==> flow/design.v <==
`timescale 1ns / 1ps
module AHB_MASTER(
                     input             Hclk,
                     input             Hresetn,
                     input [1:0]       Htrans,
                     input [31:0]      Haddr,
                     input [31:0]      Hwdata,
                     input [1:0]       Hburst,
                     input             Hwrite, Hsel, Hready,
                     output reg [31:0]  Haddr_temp,
                     output reg [31:0]  Hwdata_temp,
                     output reg        valid,
                     output reg        Hwrite_temp
                 );
parameter [1:0] IDLE     = 2'b00;
parameter [1:0] BUSY     = 2'b01;
parameter [1:0] ADDRESS  = 2'b10;
parameter [1:0] TRANSFER = 2'b11;
(*MARK_DEBUG = "TRUE"*)(*KEEP = "TRUE"*)reg [1:0] present_state;
(*MARK_DEBUG = "TRUE"*)(*KEEP = "TRUE"*)reg [1:0] next_state;
reg [31:0] addr;
reg [31:0] data;
reg [3:0] count;
reg [3:0] count_next;
always @(posedge Hclk) begin
    if (Hresetn == 1'b0) begin
        addr <= 'b0;
        data <= 'b0;
    end else begin
        if(present_state == ADDRESS || present_state == TRANSFER)
        begin
            addr <= Haddr;
            data <= Hwdata;
        end
    end
end
always @(posedge Hclk) begin
    if (Hresetn == 1'b0) begin
        present_state <= IDLE;
        count <= 4'd0;
    end else begin
        present_state <= next_state;
        count <= count_next;
    end
end
always @* begin
    count_next = count;
    case(present_state)
        IDLE: begin
            if (Hsel && Htrans == 2'b01) begin
                next_state = BUSY;
            end else if (Hsel && (Htrans == 2'b10 || Htrans == 2'b11) && Hready) begin
                next_state = ADDRESS;
            end else begin
                next_state = IDLE;
            end
        end
        BUSY: begin
            if (Hsel && Htrans == 2'b10 && Hready) begin
                next_state = ADDRESS;
            end else if ((Hsel && (Htrans == 2'b01)) || (!Hready)) begin
                next_state = BUSY;
            end else begin
                next_state = IDLE;
            end
        end
        ADDRESS: begin
            if (Hsel && (Htrans == 2'b10 || Htrans == 2'b11) && Hready) begin
                next_state = TRANSFER;
            end else if ((Hsel && (Htrans == 2'b01)) || (!Hready)) begin
                next_state = BUSY;
            end else begin
                next_state = IDLE;   
            end
        end
        TRANSFER: begin
            if (!Hsel || Htrans == 2'b00) begin
                next_state = IDLE;
            end else if ((Htrans == 2'b01) || (!Hready)) begin
                next_state = BUSY;
            end else begin
                case (Hburst)
                    2'b00: next_state = ADDRESS;
                    2'b01: next_state = TRANSFER;
                    2'b10: 
                    begin
                        if(count<=3)
                        begin
                            next_state = TRANSFER;
                            count_next = count+1'b1;
                        end
                        else begin
                            next_state = ADDRESS;
                            count_next = 4'd0;
                        end
                    end
                    2'b11: 
                    begin
                        if(count<=7)
                        begin
                            next_state = TRANSFER;
                            count_next = count+1'b1;
                        end
                        else begin
                            next_state = ADDRESS;
                            count_next = 4'd0;
                        end
                    end
                    default: next_state = IDLE;  
                endcase
            end
        end
        default: begin
            next_state = IDLE;  
        end
    endcase
end
always @(posedge Hclk) begin
    case(present_state)
        IDLE: begin
            valid <= 1'b0;
            Haddr_temp  <= 'b0;
            Hwdata_temp <= 'b0;
            Hwrite_temp <= 1'b0; 
        end
        BUSY: begin
            valid <= valid;
            Haddr_temp  <= Haddr_temp;
            Hwdata_temp <= Hwdata_temp;
            Hwrite_temp <= Hwrite_temp; 
        end
        ADDRESS: begin
            valid <= valid;
            Haddr_temp  <= addr;
            if(Hburst == 2'b00)
            begin
                Hwdata_temp <= data;
                Hwrite_temp <= Hwrite;
            end
            else
            begin
                Hwdata_temp <= Hwdata_temp;
                Hwrite_temp <= Hwrite_temp; 
           end
        end
        TRANSFER: begin
            case (Hburst)
                2'b00: begin
                    valid <= 1'b1;
                    Haddr_temp <= Haddr_temp;
                    Hwdata_temp <= data;
                    Hwrite_temp <= Hwrite; 
                end
                2'b01: begin
                    valid <= 1'b1;
                    Haddr_temp <= Haddr_temp + 1'b1;  
                    Hwdata_temp <= data;  
                    Hwrite_temp <= Hwrite;
                end
                2'b10: begin
                    if (Haddr_temp < (Haddr + 4)) begin
                        valid <= 1'b1;
                        Hwdata_temp <= data;
                        Haddr_temp <=  Haddr_temp + 1'b1;
                        Hwrite_temp <= Hwrite;
                    end else begin
                        valid <= 1'b1;
                        Hwdata_temp <= data;
                        Haddr_temp <=  addr;
                        Hwrite_temp <= Hwrite;
                    end
                end
                2'b11: begin
                    if (Haddr_temp < (Haddr + 8)) begin
                        valid <= 1'b1;
                        Hwdata_temp <= data;
                        Haddr_temp <= Haddr_temp + 1'b1;  
                        Hwrite_temp <= Hwrite;
                    end else begin
                        valid <= 1'b1;
                        Hwdata_temp <= data;
                        Haddr_temp <= addr;                
                        Hwrite_temp <= Hwrite;
                    end
                end
                default: begin
                    valid <= 1'b0;
                    Haddr_temp  <= 'b0;
                    Hwdata_temp <= 'b0;
                    Hwrite_temp <= 'b0; 
                end
            endcase
        end
    endcase
end
endmodule
`timescale 1ns / 1ps
module APB_SLAVE(
input Presetn,
input Pclk,
input [32:0] addr_temp,
input [31:0] data_temp,
input [31:0] Prdata,
input transfer,
input Pready,
output reg    Psel,
output reg [31:0] Paddr,
output reg [31:0] Pdata,
output reg [31:0] rdata_temp,
output reg Pwrite,
output reg Penable
);
reg [2:0] present_state, next_state;
parameter idle  = 2'b01;
parameter setup  = 2'b10;
parameter enable = 2'b11;
always@(posedge Pclk)
begin
  if(!Presetn)
     present_state <= idle;
  else
     present_state <= next_state;
end
always@(*)
begin
next_state = idle;
case(present_state)
idle:
   begin
     if(!transfer)
        next_state = idle;
     else
        next_state = setup;
   end
setup:
    begin      
     if(Psel)
     next_state = enable;
     else
     next_state = idle;
    end
enable:
    begin
     if(Psel)
       if(transfer)
         begin
           if(Pready)
             begin
             next_state = setup;
             end
           else 
             next_state = enable;
         end
     else
       next_state = idle;
   end    
endcase
end
always @(posedge Pclk)
begin
if(!Presetn)
begin
 Psel       <= 1'b0;
 Penable    <= 1'b0;
 Paddr      <= 32'b0;
 Pdata      <= 32'b0;
 rdata_temp <= 32'b0;
 Pwrite     <= 1'b0;
end
else
case(present_state)
idle:
begin
 Psel    <= 1'b1;
 Penable <= 1'b0;
end 
setup:
 Penable <= 1'b0;
enable:
     begin
     if(Psel)
       Penable <= 1'b1;
       if(transfer)
         begin
           if(Pready)
             begin
             Paddr <= addr_temp[31:0];
             Pwrite <= addr_temp[32];
              if(addr_temp[32])
               begin
                 Pdata  <= data_temp;
                 rdata_temp  <= 'b0;
               end
               else
               begin
                 Pdata  <= Pdata;
                 rdata_temp  <= Prdata;
               end  
             end 
             end
end
endcase
end
endmodule
module FIFO_SYNC #(
    parameter WIDTH = 32,
    parameter DEPTH = 16,
    parameter AW    = 4
)(
    input                  clk,
    input                  rst,
    input      [WIDTH-1:0] din,
    input                  wr_en,
    input                  rd_en,
    output reg [WIDTH-1:0] dout,
    output                 full,
    output                 empty
);
reg [WIDTH-1:0] mem [0:DEPTH-1];
reg [AW-1:0]    wptr;
reg [AW-1:0]    rptr;
reg [AW:0]      count;
wire do_wr = wr_en && !full;
wire do_rd = rd_en && !empty;
assign full  = (count == DEPTH);
assign empty = (count == 0);
always @(posedge clk) begin
    if (do_wr)
        mem[wptr] <= din;
end
always @(posedge clk) begin
    if (rst) begin
        wptr  <= {AW{1'b0}};
        rptr  <= {AW{1'b0}};
        count <= {(AW+1){1'b0}};
        dout  <= {WIDTH{1'b0}};
    end else begin
        if (do_wr)
            wptr <= wptr + 1'b1;
        if (do_rd) begin
            rptr <= rptr + 1'b1;
            dout <= mem[rptr];
        end
        case ({do_wr, do_rd})
            2'b10:   count <= count + 1'b1;
            2'b01:   count <= count - 1'b1;
            default: count <= count;
        endcase
    end
end
endmodule
`timescale 1ns / 1ps
module FIFO_CONTROL(
                     input Hclk,
                     input Hresetn,
                     input[31:0]  Haddr_temp,
                     input[31:0]  Hwdata_temp,
                     input       valid,
                     input       Hwrite_temp,
                     input       Pready,
                     output [31:0] data_temp,
                     output [32:0] addr_temp,
                     output transfer,
                     output full
    );
    wire resetn,empty_data, wr_en,rd_en,full_data,full_addr,empty_addr;
    wire [32:0] addr_in;
    FIFO_SYNC #(.WIDTH(32)) F1(
  .rst(resetn),                   
  .clk(Hclk),                
  .din(Hwdata_temp),                   
  .wr_en(wr_en),               
  .rd_en(rd_en),               
  .dout(data_temp),                 
  .full(full_data),                 
  .empty(empty_data)               
);
FIFO_SYNC #(.WIDTH(33)) F2 (
  .rst(resetn),                   
  .clk(Hclk),                
  .din(addr_in),                   
  .wr_en(wr_en),               
  .rd_en(rd_en),               
  .dout(addr_temp),                 
  .full(full_addr),                 
  .empty(empty_addr)               
);
assign full     =  full_data || full_addr;
assign transfer = (!empty_data && !empty_addr);
assign wr_en    =  valid && Hwrite_temp;
assign rd_en    =  transfer && Pready ;
assign addr_in  =  {Hwrite_temp, Haddr_temp};
assign resetn   = !Hresetn;
endmodule
`timescale 1ns / 1ps
module TOP_BRIDGE(
   input Hclk, Hresetn,
                     input [1:0]       Htrans,
                     input [31:0]       Haddr,
                     input [31:0]       Hwdata,
                     input [1:0]       Hburst,
                     input             Hwrite,
                     input             Hsel,
                     input             Pready,
                     input [31:0]      Prdata,
                     output Psel,
                     output [31:0] Paddr,
                     output [31:0] Pdata,
                     output [31:0] rdata_temp,
                     output Pwrite,
                     output Penable
    );
                    wire [31:0]  Haddr_temp;
                    wire [31:0]  Hwdata_temp;
                    wire         valid;
                    wire         Hwrite_temp;
                    wire [31:0]  data_temp;
                    wire [32:0]  addr_temp;
                    wire         transfer;
                    wire         full;
                    wire         Hready;
                    assign Hready = !full;
                    AHB_MASTER AS (
                      .Hclk(Hclk),
                      .Hresetn(Hresetn),
                      .Htrans(Htrans),
                      .Haddr(Haddr),
                      .Hwdata(Hwdata),
                      .Hburst(Hburst),
                      .Hwrite(Hwrite), 
                      .Hsel(Hsel), 
                      .Hready(Hready),
                      .Haddr_temp(Haddr_temp),
                      .Hwdata_temp(Hwdata_temp),
                      .valid(valid),
                      .Hwrite_temp(Hwrite_temp)
                    );  
                    FIFO_CONTROL FC (
                      .Hclk(Hclk), 
                      .Hresetn(Hresetn),
                      .Haddr_temp(Haddr_temp),
                      .Hwdata_temp(Hwdata_temp),
                      .valid(valid),
                      .Hwrite_temp(Hwrite_temp),
                      .Pready(Pready),
                     .data_temp(data_temp),
                     .addr_temp(addr_temp),
                     .transfer(transfer),
                     .full(full)
                    );
                    APB_SLAVE AM (
                    .Presetn(Hresetn),
                    .Pclk(Hclk),
                    .addr_temp(addr_temp),
                    .data_temp(data_temp),
                    .Prdata(Prdata),
                    .transfer(transfer),
                    .Pready(Pready),
                    .Psel(Psel),
                    .Paddr(Paddr),
                    .Pdata(Pdata),
                    .rdata_temp(rdata_temp),
                    .Pwrite(Pwrite),
                    .Penable(Penable)
                    );
endmodule
======== Tool chain data of TOP_BRIDGE ========
Tool output for the design above, in the order of the flow.
Lines are those of the file above, counted from 1.
Library cell names are shortened.
A cell with -- has no value.
design
  design top .............................. TOP_BRIDGE
  clock input ............................. Hclk
  cell library ............................ sky130hd
  corner .................................. tt_025C_1v80

======== Word-level counts ========
Source: Yosys, flattened and elaborated, memories not mapped. Widths are those after wreduce. Registers that Yosys merges into a memory's read port (data or address) are not register bits. Print and check cells do not count.
Memory sizes are those after Yosys's memory passes, which may raise the word count (mostly to a power of two), join words into wider ones and drop unused or constant bits.
storage and ports
  register bits ........................... 264
  RAM bits ................................ 1040
  word width x clocked read ports ......... 65
  memory cells ............................ 2
  input port bits ......................... 105
  word-level cells ........................ 156
memory list
  name       words  width  read ports  wr ports  line  text
  FC.F2.mem  16     33     1           1         319   reg [WIDTH-1:0] mem [0:DEPTH-1];
  FC.F1.mem  16     32     1           1         319
cells by class
  add/sub/neg operators ................... 12
  magnitude comparators ................... 4
  equality and inequality tests ........... 24
  muxes and demuxes ....................... 46
  bitwise operators ....................... 2
  reductions and logical operators ........ 45
operators by type and width
  kind                                               count
  case mux 32 bit (select 3 bit)                     3
  two-way mux 32 bit                                 6
  less-than comparator 32 bit                        2
  two-way mux 33 bit                                 1
  adder 32 x 1 -> 32 bit (second input constant)     1
  adder 32 x 3 -> 32 bit (second input constant)     1
  adder 32 x 4 -> 32 bit (second input constant)     1
  two-way mux 4 bit                                  7
  adder 4 x 1 -> 4 bit (second input constant)       5
  case mux 5 bit (select 2 bit)                      2
  == test 2 bit (second input constant)              8
  case mux 2 bit (select 4 bit)                      2
  two-way mux 2 bit                                  8
  logical AND 1 bit                                  12
  == test 2 x 1 -> 1 bit (second input constant)     5
  != test 2 bit (second input constant)              5
  adder 5 x 1 -> 5 bit (second input constant)       2
  subtractor 5 x 1 -> 5 bit (second input constant)  2
  == test 5 bit (second input constant)              2
  zero test 5 bit                                    2
  two-way mux 1 bit                                  10
  case mux 3 bit (select 3 bit)                      1
  zero test 1 bit                                    8
  AND reduction 4 bit                                2
  case mux 4 bit (select 2 bit)                      1
  logical OR 1 bit                                   6
  zero test 2 bit                                    3
  AND reduction 2 bit                                3
Not listed: further kinds 14, cells in them 22.

======== Depth ========
Longest topological path by Yosys (ltp), each cell counted once; first at word level (registers and memories cut), then after technology mapping (sequential cells cut; the memories' decode and read muxes count).
logic depth
  word-level depth ........................ 7
  ABC_AREA ................................ 1
  depth in mapped cells ................... 25
  gate-level depth less buffers ........... 24

======== Netlist ========
Yosys stat after the flow's synthesis: flattened, memories mapped to cells. It holds for the ABC_AREA given above (unset counts as 0); a run with the other value may have another netlist.
The area totals of this step are shown rounded.
synthesis totals
  cell count .............................. 5063
  synthesis area .......................... 0.05641 mm2
  area of sequential cells ................ 0.03852 mm2
  flip-flops .............................. 1371
  buffer cells ............................ 311
cell types
  cell      count  area in all (um2)
  edfxtp_1  1106   3.32E+04
  dfxtp_1   265    5.31E+03
  o21ai_0   798    3993.83
  nor2_1    820    3.08E+03
  o22ai_1   307    1.92E+03
  nand2_1   374    1.4E+03
  a21oi_1   271    1.36E+03
  inv_1     283    1.06E+03
  ha_1      83     1.04E+03
  clkbuf_1  259    972.182
  nand3_1   146    730.701
  xor2_1    48     420.403
  o21ai_1   59     295.283
  o21bai_1  35     262.752
  buf_2     35     175.168
  xnor2_1   20     175.168
  nand4_1   24     150.144
  o32ai_1   16     140.134
Not listed: further types 24, cells in them 114.

======== Timing after synthesis ========
OpenSTA on the mapped netlist: ideal clock, no wires. The path of least setup slack (recovery checks aside). Input and output delay are each 20% of the period. Register names are those of the netlist, which keeps one name where synthesis merged equal registers.
timing post-synthesis
  path type ............................... input to register
  from .................................... in Haddr[3]
  to ...................................... reg AS.Haddr_temp[12]
  clock period ............................ 5000 ps
  input delay ............................. 1000 ps
  library setup time ...................... 254 ps
  arrival time ............................ 3716 ps
  setup slack ............................. 1031 ps
  path delay .............................. 2970 ps
  driving pins on the path ................ 24
  synthesis period reached ................ 3969 ps
"path delay" is the arrival time less input delay plus setup time.
"driving pins on the path" counts driving pins, that of a launching flip-flop among them; a cell with two outputs on the path counts twice.
"synthesis period reached" is the clock period less the worst setup slack; recovery checks do not enter. This is arithmetic on one report: input and output delays are still those of the set period (20% each).
Between the ends stands the longest chain of elaborated cells between them, by number of cells; it is not shown to be the way that was timed. Of several equally long chains one is given.
A line is the first line of the expression or statement that the cell stems from. Yosys adds cells for indexed reads and writes and turns some case tables into memories.
A register here has more assigning lines than the two given.
between the ends, post-synthesis
  path through ............................ ha_1 -> nand2_1 -> nor2_1 -> nand2_2 -> nor2_2 -> inv_2 -> nor2_4 -> nand3_4 -> nor2_4 -> nand2_2 -> nor3_2 -> xnor2_1 -> ha_1 -> nand2_1 -> nor2_1 -> nand4_1 -> a21oi_1 -> nor2_2 -> nand2_2 -> nand2_2 -> buf_2 -> nand3_1 -> nand3_1 -> nand2_1
  length of the longest elaborated chain .. 5
ends and longest elaborated chain, post-synthesis
  element                         line  text
  start: declaration              399   input [31:0]       Haddr,
  adder 32 x 4 -> 32 bit          174   if (Haddr_temp < (Haddr + 8)) begin
  less-than comparator 32 bit     174
  two-way mux 32 bit              174
  case mux 32 bit (select 3 bit)  147   case (Hburst)
  case mux 32 bit (select 3 bit)  119   case(present_state)
  end: assignment                 128   Haddr_temp  <= Haddr_temp;
  end: assignment                 134   Haddr_temp  <= addr;
  end: declaration                10    output reg [31:0]  Haddr_temp,

======== Timing after layout ========
From the final timing report of run 1: the path of least setup slack in the routed layout; clock arrival at registers is part of the times.
The report prints the path's times to 10 ps; the period is as set.
timing post-layout
  path type ............................... input to register
  from .................................... in Haddr[8]
  to ...................................... reg AS.Haddr_temp[10]
  clock period ............................ 3100 ps
  input delay ............................. 620 ps
  library setup time ...................... 240 ps
  arrival time ............................ 3720 ps
  setup slack ............................. -90 ps
  driving pins on the path ................ 24
Between the ends stands the longest chain of elaborated cells between them, by number of cells; it is not shown to be the way that was timed. Of several equally long chains one is given.
A register here has more assigning lines than the two given.
between the ends, post-layout
  path through ............................ buf_4 -> nand2_4 -> nor3_4 -> nand2_2 -> nor2_4 -> inv_2 -> nor2_4 -> nand3_4 -> nor2_4 -> nand2_2 -> buf_6 -> xor2_1 -> ha_1 -> a21oi_2 -> o21ai_1 -> nand2_1 -> o211ai_1 -> nor2_2 -> nand2_4 -> nand2_8 -> clkbuf_16 -> nand3_1 -> nand3_1 -> nand2_1
  length of the longest elaborated chain .. 5
ends and longest elaborated chain, post-layout
  element                         line  text
  start: declaration              399   input [31:0]       Haddr,
  adder 32 x 4 -> 32 bit          174   if (Haddr_temp < (Haddr + 8)) begin
  less-than comparator 32 bit     174
  two-way mux 32 bit              174
  case mux 32 bit (select 3 bit)  147   case (Hburst)
  case mux 32 bit (select 3 bit)  119   case(present_state)
  end: assignment                 128   Haddr_temp  <= Haddr_temp;
  end: assignment                 134   Haddr_temp  <= addr;
  end: declaration                10    output reg [31:0]  Haddr_temp,

## Implementation results

Record of 3 stored runs of the RTL-to-layout flow on TOP_BRIDGE, platform sky130hd. The runs are unordered. Constraints: input delay and output delay 20% of the set period each, output load 0.01 pF.
By "achieved clock period" is meant the clock period of the run minus its worst setup slack. This is arithmetic on one report: input and output delays are still those of the set period (20% each).
"power consumption" rests on the timing tool's default activity at the inputs, not on a simulated workload.
Results are given in rounded form.

======== run 1 ========
==> flow/run.sh <==
#!/bin/bash
# the make line also repeats the synthesis and layout settings of config.mk as NAME=value (left out here)
make -C /OpenROAD-flow-scripts/flow DESIGN_CONFIG=/design/flow/config.mk WORK_HOME=/design/flow/orfs CLKGATE_MAP_FILE= finish
==> flow/config.mk <==
export PLATFORM = sky130hd
export DESIGN_NAME = TOP_BRIDGE
export DESIGN_NICKNAME = TOP_BRIDGE
export VERILOG_FILES = /design/flow/design.v
export SDC_FILE = /design/flow/constraint.sdc
export NUM_CORES = 4
export LEC_CHECK = 0
export ABC_AREA = 1
export CAP_MARGIN = 10
export CELL_PAD_IN_SITES_DETAIL_PLACEMENT = 1
export CORE_MARGIN = 8
export CORE_UTILIZATION = 40
export HOLD_SLACK_MARGIN = 0.14
export MIN_ROUTING_LAYER = met2
export PLACE_DENSITY_LB_ADDON = 0.04
export SLEW_MARGIN = 25
==> flow/constraint.sdc <==
create_clock -name core_clock -period 3.1 [get_ports {Hclk}]
set_input_delay 0.6200 -clock core_clock [delete_from_list [all_inputs] [get_ports {Hclk}]]
set_output_delay 0.6200 -clock core_clock [all_outputs]
set_load 0.01 [all_outputs]

-------- measured, run 1 --------
  power consumption ....................... 39390 uW
  worst setup slack after layout .......... -91 ps
  synthesis area .......................... 0.05641 mm2
  final worst hold slack .................. 273 ps
  standard-cell area after layout ......... 0.06855 mm2
  area inside the die boundary ............ 0.1533 mm2
  achieved clock period ................... 3191 ps

======== run 2 ========
==> flow/run.sh <==
#!/bin/bash
# the make line also repeats the synthesis and layout settings of config.mk as NAME=value (left out here)
make -C /OpenROAD-flow-scripts/flow DESIGN_CONFIG=/design/flow/config.mk WORK_HOME=/design/flow/orfs CLKGATE_MAP_FILE= finish
==> flow/config.mk <==
export PLATFORM = sky130hd
export DESIGN_NAME = TOP_BRIDGE
export DESIGN_NICKNAME = TOP_BRIDGE
export VERILOG_FILES = /design/flow/design.v
export SDC_FILE = /design/flow/constraint.sdc
export NUM_CORES = 4
export LEC_CHECK = 0
export CAP_MARGIN = 20
export CORE_MARGIN = 2
export CORE_UTILIZATION = 40
export PLACE_DENSITY = 0.6
export SLEW_MARGIN = 20
==> flow/constraint.sdc <==
create_clock -name core_clock -period 4.61 [get_ports {Hclk}]
set_input_delay 0.9220 -clock core_clock [delete_from_list [all_inputs] [get_ports {Hclk}]]
set_output_delay 0.9220 -clock core_clock [all_outputs]
set_load 0.01 [all_outputs]

-------- measured, run 2 --------
  power consumption ....................... 24980 uW
  worst setup slack after layout .......... 278 ps
  synthesis area .......................... 0.05504 mm2
  final worst hold slack .................. 448 ps
  standard-cell area after layout ......... 0.06479 mm2
  area inside the die boundary ............ 0.1406 mm2
  achieved clock period ................... 4332 ps

======== run 3 ========
==> flow/run.sh <==
#!/bin/bash
# the make line also repeats the synthesis and layout settings of config.mk as NAME=value (left out here)
make -C /OpenROAD-flow-scripts/flow DESIGN_CONFIG=/design/flow/config.mk WORK_HOME=/design/flow/orfs CLKGATE_MAP_FILE= finish
==> flow/config.mk <==
export PLATFORM = sky130hd
export DESIGN_NAME = TOP_BRIDGE
export DESIGN_NICKNAME = TOP_BRIDGE
export VERILOG_FILES = /design/flow/design.v
export SDC_FILE = /design/flow/constraint.sdc
export NUM_CORES = 4
export LEC_CHECK = 0
export CAP_MARGIN = 20
export CORE_MARGIN = 2
export CORE_UTILIZATION = 40
export PLACE_DENSITY = 0.6
export SLEW_MARGIN = 20
==> flow/constraint.sdc <==
create_clock -name core_clock -period 5.0 [get_ports {Hclk}]
set_input_delay 1.0000 -clock core_clock [delete_from_list [all_inputs] [get_ports {Hclk}]]
set_output_delay 1.0000 -clock core_clock [all_outputs]
set_load 0.01 [all_outputs]

-------- measured, run 3 --------
  power consumption ....................... 23200 uW
  worst setup slack after layout .......... 503 ps
  synthesis area .......................... 0.05504 mm2
  final worst hold slack .................. 448 ps
  standard-cell area after layout ......... 0.06459 mm2
  area inside the die boundary ............ 0.1406 mm2
  achieved clock period ................... 4497 ps
